==> flow/design.v <==
`timescale 1ns / 1ps
module division_float_32(clock, start, operand1, operand2, result, finish, illegal);
	input clock;  
	input start;  
	input [31:0] operand1, operand2;  
	output reg [31:0] result;  
	output reg finish;  
	output illegal;  
	reg [7:0] exponent;
	reg [23:0] significand1, significand2;
	reg [95:0] temp_operand1, temp_operand2;  
	reg [95:0] sub_result;
	reg [5:0] step;  
	always @(posedge clock) begin  
		if(start) begin
			significand1 = {1'b1, operand1[22:0]};
			significand2 = {1'b1, operand2[22:0]};
			temp_operand1 = {significand1, 24'b0};  
			temp_operand2 = {significand2, 48'b0};  
			finish = 0;
			step = 0;
		end
		if(step == 48) begin  
			sub_result = temp_operand1;  
			exponent = 127 + operand1[30:23] - operand2[30:23];
			if(sub_result[72:48] * 2 > significand2) begin
				sub_result = sub_result + 1;
			end
			if(sub_result[24]) begin
				result[22:0] = sub_result[23:1];
			end else begin
				exponent = exponent - 1;
				result[22:0] = sub_result[22:0];
			end
			if((127 + operand1[30:23]) < operand2[30:23]) begin
				exponent = 0;
			end
			result[31] = operand1[31] ^ operand2[31];
			result[30:23] = exponent;
			if(operand1 == 0) result = 0;
			finish = 1;
		end else begin  
			temp_operand1 = temp_operand1 << 1;  
			if (temp_operand1 >= temp_operand2) temp_operand1 = temp_operand1 - temp_operand2 + 1;
			step = step + 1;  
		end
	end
	assign illegal = (operand2 == 0) ? 1 : 0;  
endmodule
# ---- Step by step through the tools: division_float_32
# The steps from the RTL of division_float_32 to its reports follow in flow order.
# Line numbers count from 1 in the design file above.
# Library cell names are shortened.
# A cell with n/a has no value.
dict set report setup {
  top {division_float_32}
  clock_port {clock}
  library {sky130hd}
  lib_corner {tt_025C_1v80}
}

# ---- Word-level counts
# Source: Yosys, flattened and elaborated, memories not mapped. Widths are those after wreduce. Registers that Yosys merges into a memory's read port (data or address) are not register bits. Print and check cells do not count. Equal cells are merged and count once.
dict set report word_totals {
  elab_cells 34
  regBits 255
  in_bits 66
}
dict set report op_classes {
  n_eq 1
  bitwise 1
  compare 3
  addsub 7
  reduce_logical 3
  n_mux 12
}
# operator n
set op_table {}
lappend op_table {{2-to-1 mux 96 bit} 4}
lappend op_table {{adder 96 x 1 -> 96 bit (second input constant)} 1}
lappend op_table {{subtractor 96 bit} 1}
lappend op_table {{>= comparator 96 bit} 1}
lappend op_table {{logical NOT 32 bit} 2}
lappend op_table {{2-to-1 mux 25 bit} 2}
lappend op_table {{greater-than comparator 26 x 24 -> 1 bit} 1}
lappend op_table {{adder 25 x 1 -> 25 bit (second input constant)} 1}
lappend op_table {{2-to-1 mux 24 bit} 1}
lappend op_table {{2-to-1 mux 23 bit} 1}
lappend op_table {{2-to-1 mux 6 bit} 2}
lappend op_table {{adder 7 x 8 -> 9 bit (first input constant)} 1}
lappend op_table {{< comparator 9 x 8 -> 1 bit} 1}
lappend op_table {{subtractor 8 x 1 -> 8 bit (second input constant)} 1}
lappend op_table {{subtractor 8 bit} 1}
lappend op_table {{2-to-1 mux 8 bit} 1}
lappend op_table {{adder 6 x 1 -> 6 bit (second input constant)} 1}
lappend op_table {{equality test 6 bit (second input constant)} 1}
lappend op_table {{OR reduction 2 bit} 1}
lappend op_table {{XOR 1 bit} 1}
lappend op_table {{2-to-1 mux 1 bit} 1}

# ---- Logic depth
# Longest topological path by Yosys (ltp), each cell counted once; first at word level (registers and memories cut), then after technology mapping (sequential cells cut; the memories' decode and read muxes count).
dict set report depth {
  depth_word 5
  ABC_AREA 0
  depth_mapped 24
  ltp_nobuf 19
}

# ---- After synthesis
# The flow's flattened synthesis, as Yosys stat reports it; memories are mapped. The netlist is that of the ABC_AREA named above (0 if unset); the other value can give another one.
# cell_type n area_total_um2
set types {}
lappend types {dfxtp_1 222 4.44E+03}
lappend types {ha_1 217 2.72E+03}
lappend types {nand2_1 312 1.17E+03}
lappend types {a21oi_1 215 1.08E+03}
lappend types {inv_1 260 975.936}
lappend types {edfxtp_1 32 960.922}
lappend types {nor2_1 217 814.531}
lappend types {fa_1 36 720.691}
lappend types {o21ai_0 141 705.677}
lappend types {xnor2_1 74 648.122}
lappend types {nor2b_1 94 588.064}
lappend types {xor2_1 56 490.47}
lappend types {mux2i_1 39 390.374}
lappend types {a21boi_0 49 367.853}
lappend types {a21o_1 40 300.288}
lappend types {nand4_1 44 275.264}
lappend types {nand3_1 53 265.254}
lappend types {clkbuf_1 60 225.216}
# Not listed: further types 84, cells in them 497.
dict set report mapped {
  yosys_area_um2 20771.2
  sequential_area_um2 5405.2
  n_buf 99
  stdcells 2658
  ffs 254
}

# ---- Path before layout
# Path of least setup slack by OpenSTA after synthesis, without wires, with an ideal clock, recovery checks aside; 20% of the period is set as input and as output delay. Where synthesis merged equal registers, the netlist keeps one of their names.
dict set report synth_timing {
  path_type {in2reg}
  from {input start}
  to {register temp_operand1[89]}
  t_first_pin_ps 1100
  stages 21
  path_delay_ps 4407
  path_slack_ps -7
  path_buffers 6
  period_ps 5500
  setup_time_ps 122
  in_delay_ps 1100
  arrival_ps 5385
  period_less_setup_slack_ps 5507
}
# "path_delay_ps" is the arrival time less input delay plus setup time.
# "stages": output pins that drive a net of the path, with the launching flip-flop's if there is one; two outputs of one cell count as two.
# "period_less_setup_slack_ps" = period - worst setup slack (recovery checks aside). The figure is calculated, with input and output delays left at 20% of the set period.
# Between the ends stands the longest chain of elaborated cells between them, by number of cells; it is not shown to be the way that was timed. Of several equally long chains one is given.
# Each line given opens the expression or statement behind the cell; cells for indexed reads and writes are added by Yosys, which also makes memories of some case tables.
# At most two assigning lines are given for a register; there are more.
dict set report synth_via {
  cell_sequence {buf_6 buf_6 buf_4 clkbuf_1 buf_1 clkbuf_1 nand2_1 a21boi_0 ha_1 inv_1 fa_1 nand2b_1 nor3b_1 nand2_1 nor4_1 a211oi_2 o31ai_1 o221ai_2 xnor2_1 a221oi_1 nor2_1}
  elab_chain_cells 5
  cells_between 9
}
# element line_no
set synth_rtl {}
lappend synth_rtl {{start: declaration} 4} ;# input start;
lappend synth_rtl {{2-to-1 mux 96 bit} 15} ;# if(start) begin
lappend synth_rtl {{subtractor 96 bit} 44} ;# if (temp_operand1 >= temp_operand2) temp_operand1 = temp_operand1 - temp_operand2 + 1;
lappend synth_rtl {{adder 96 x 1 -> 96 bit} 44}
lappend synth_rtl {{2-to-1 mux 96 bit} 44}
lappend synth_rtl {{2-to-1 mux 96 bit} 23} ;# if(step == 48) begin
lappend synth_rtl {{end: assignment} 18} ;# temp_operand1 = {significand1, 24'b0};
lappend synth_rtl {{end: assignment} 43} ;# temp_operand1 = temp_operand1 << 1;
lappend synth_rtl {{end: declaration} 11} ;# reg [95:0] temp_operand1, temp_operand2;

# ---- Path in the finished layout
# Path of least setup slack in the final report of record 1 (OpenROAD, finished layout, wires in). Where an end is a register, its clock arrival counts in the times.
# The report prints the path's times to 10 ps; the period is as set.
dict set report layout_timing {
  path_type {in2reg}
  from {input start}
  to {register temp_operand1[53]}
  setup_time_ps 150
  arrival_ps 8710
  path_slack_ps 350
  path_buffers 5
  stages 19
  period_ps 8640
  in_delay_ps 1730
  t_first_pin_ps 1730
}
# Between the ends stands the longest chain of elaborated cells between them, by number of cells; it is not shown to be the way that was timed. Of several equally long chains one is given.
# At most two assigning lines are given for a register; there are more.
dict set report layout_via {
  cell_sequence {buf_6 buf_6 inv_2 clkbuf_2 clkbuf_2 clkbuf_1 nand2_1 ha_1 ha_1 a21oi_1 nand2_1 o2111ai_1 a21boi_1 a21boi_0 o21ai_0 nor2_1 xor2_1 a21oi_1 o21ai_1}
  elab_chain_cells 5
  cells_between 9
}
# element line_no
set layout_rtl {}
lappend layout_rtl {{start: declaration} 4} ;# input start;
lappend layout_rtl {{2-to-1 mux 96 bit} 15} ;# if(start) begin
lappend layout_rtl {{subtractor 96 bit} 44} ;# if (temp_operand1 >= temp_operand2) temp_operand1 = temp_operand1 - temp_operand2 + 1;
lappend layout_rtl {{adder 96 x 1 -> 96 bit} 44}
lappend layout_rtl {{2-to-1 mux 96 bit} 44}
lappend layout_rtl {{2-to-1 mux 96 bit} 23} ;# if(step == 48) begin
lappend layout_rtl {{end: assignment} 18} ;# temp_operand1 = {significand1, 24'b0};
lappend layout_rtl {{end: assignment} 43} ;# temp_operand1 = temp_operand1 << 1;
lappend layout_rtl {{end: declaration} 11} ;# reg [95:0] temp_operand1, temp_operand2;

; Below are 3 stored runs of the flow (Yosys, OpenROAD; platform sky130hd) on division_float_32, each with its settings and what was measured, unordered. Constraints: input delay and output delay 20% of the set period each, output load 0.01 pF.
; "period_reached_ps" means the clock period less the worst setup slack. The figure is calculated, with input and output delays left at 20% of the set period.
; "worst_path_time_ps" is the time allowed to the run's worst setup path (the clock period less input and output delay, where it has them) less its slack. Clock arrival times count: a late capture clock shortens it, a late launch clock lengthens it.
; "fin_power_w": no workload was simulated; the value follows from the tool's default switching activity.
; "worst_path_time_ps" is known to 10 ps.

[record 1: settings]
ABC_AREA = 0
CAP_MARGIN = 20
CELL_PAD_IN_SITES_DETAIL_PLACEMENT = 0
CELL_PAD_IN_SITES_GLOBAL_PLACEMENT = 1
CORE_ASPECT_RATIO = 0.56
CORE_MARGIN = 5
CORE_UTILIZATION = 17
CTS_CLUSTER_SIZE = 25
GPL_ROUTABILITY_DRIVEN = 0
GPL_TIMING_DRIVEN = 0
MAX_ROUTING_LAYER = met5
PLACE_DENSITY_LB_ADDON = 0.08
TNS_END_PERCENT = 10
period_ns = 8.64
SLEW_MARGIN = 20
[record 1: results]
ys_area_um2 = 20771.2
die_area_um2 = 129568.0
layout_stdcell_area_um2 = 25070.3
post_route_util_pct = 20.6
fin_ws_ps = 351
setupTns_ps = 0
worst_hold_slack_ps = 422
fin_power_w = 0.009355
period_reached_ps = 8289
worst_path_time_ps = 6560
worstPathKind = in2reg

[record 2: settings]
CORE_MARGIN = 3
CORE_UTILIZATION = 20
MAX_ROUTING_LAYER = met5
PLACE_DENSITY_LB_ADDON = 0.13
SETUP_SLACK_MARGIN = 0.32
SLEW_MARGIN = 25
period_ns = 6.67
CAP_MARGIN = 20
[record 2: results]
ys_area_um2 = 20771.2
die_area_um2 = 107758.0
layout_stdcell_area_um2 = 24656.1
post_route_util_pct = 24.1
fin_ws_ps = 1059
setupTns_ps = 0
worst_hold_slack_ps = 427
fin_power_w = 0.011323
period_reached_ps = 5611
worst_path_time_ps = 4280
worstPathKind = in2reg

[record 3: settings]
SETUP_SLACK_MARGIN = 1.48
period_ns = 5.05
CAP_MARGIN = 20
CORE_MARGIN = 2
CORE_UTILIZATION = 40
SLEW_MARGIN = 20
[record 3: results]
ys_area_um2 = 20771.2
die_area_um2 = 53766.0
layout_stdcell_area_um2 = 30932.2
post_route_util_pct = 60.3
fin_ws_ps = 798
setupTns_ps = 0
worst_hold_slack_ps = 438
fin_power_w = 0.019721
period_reached_ps = 4252
worst_path_time_ps = 3240
worstPathKind = in2reg
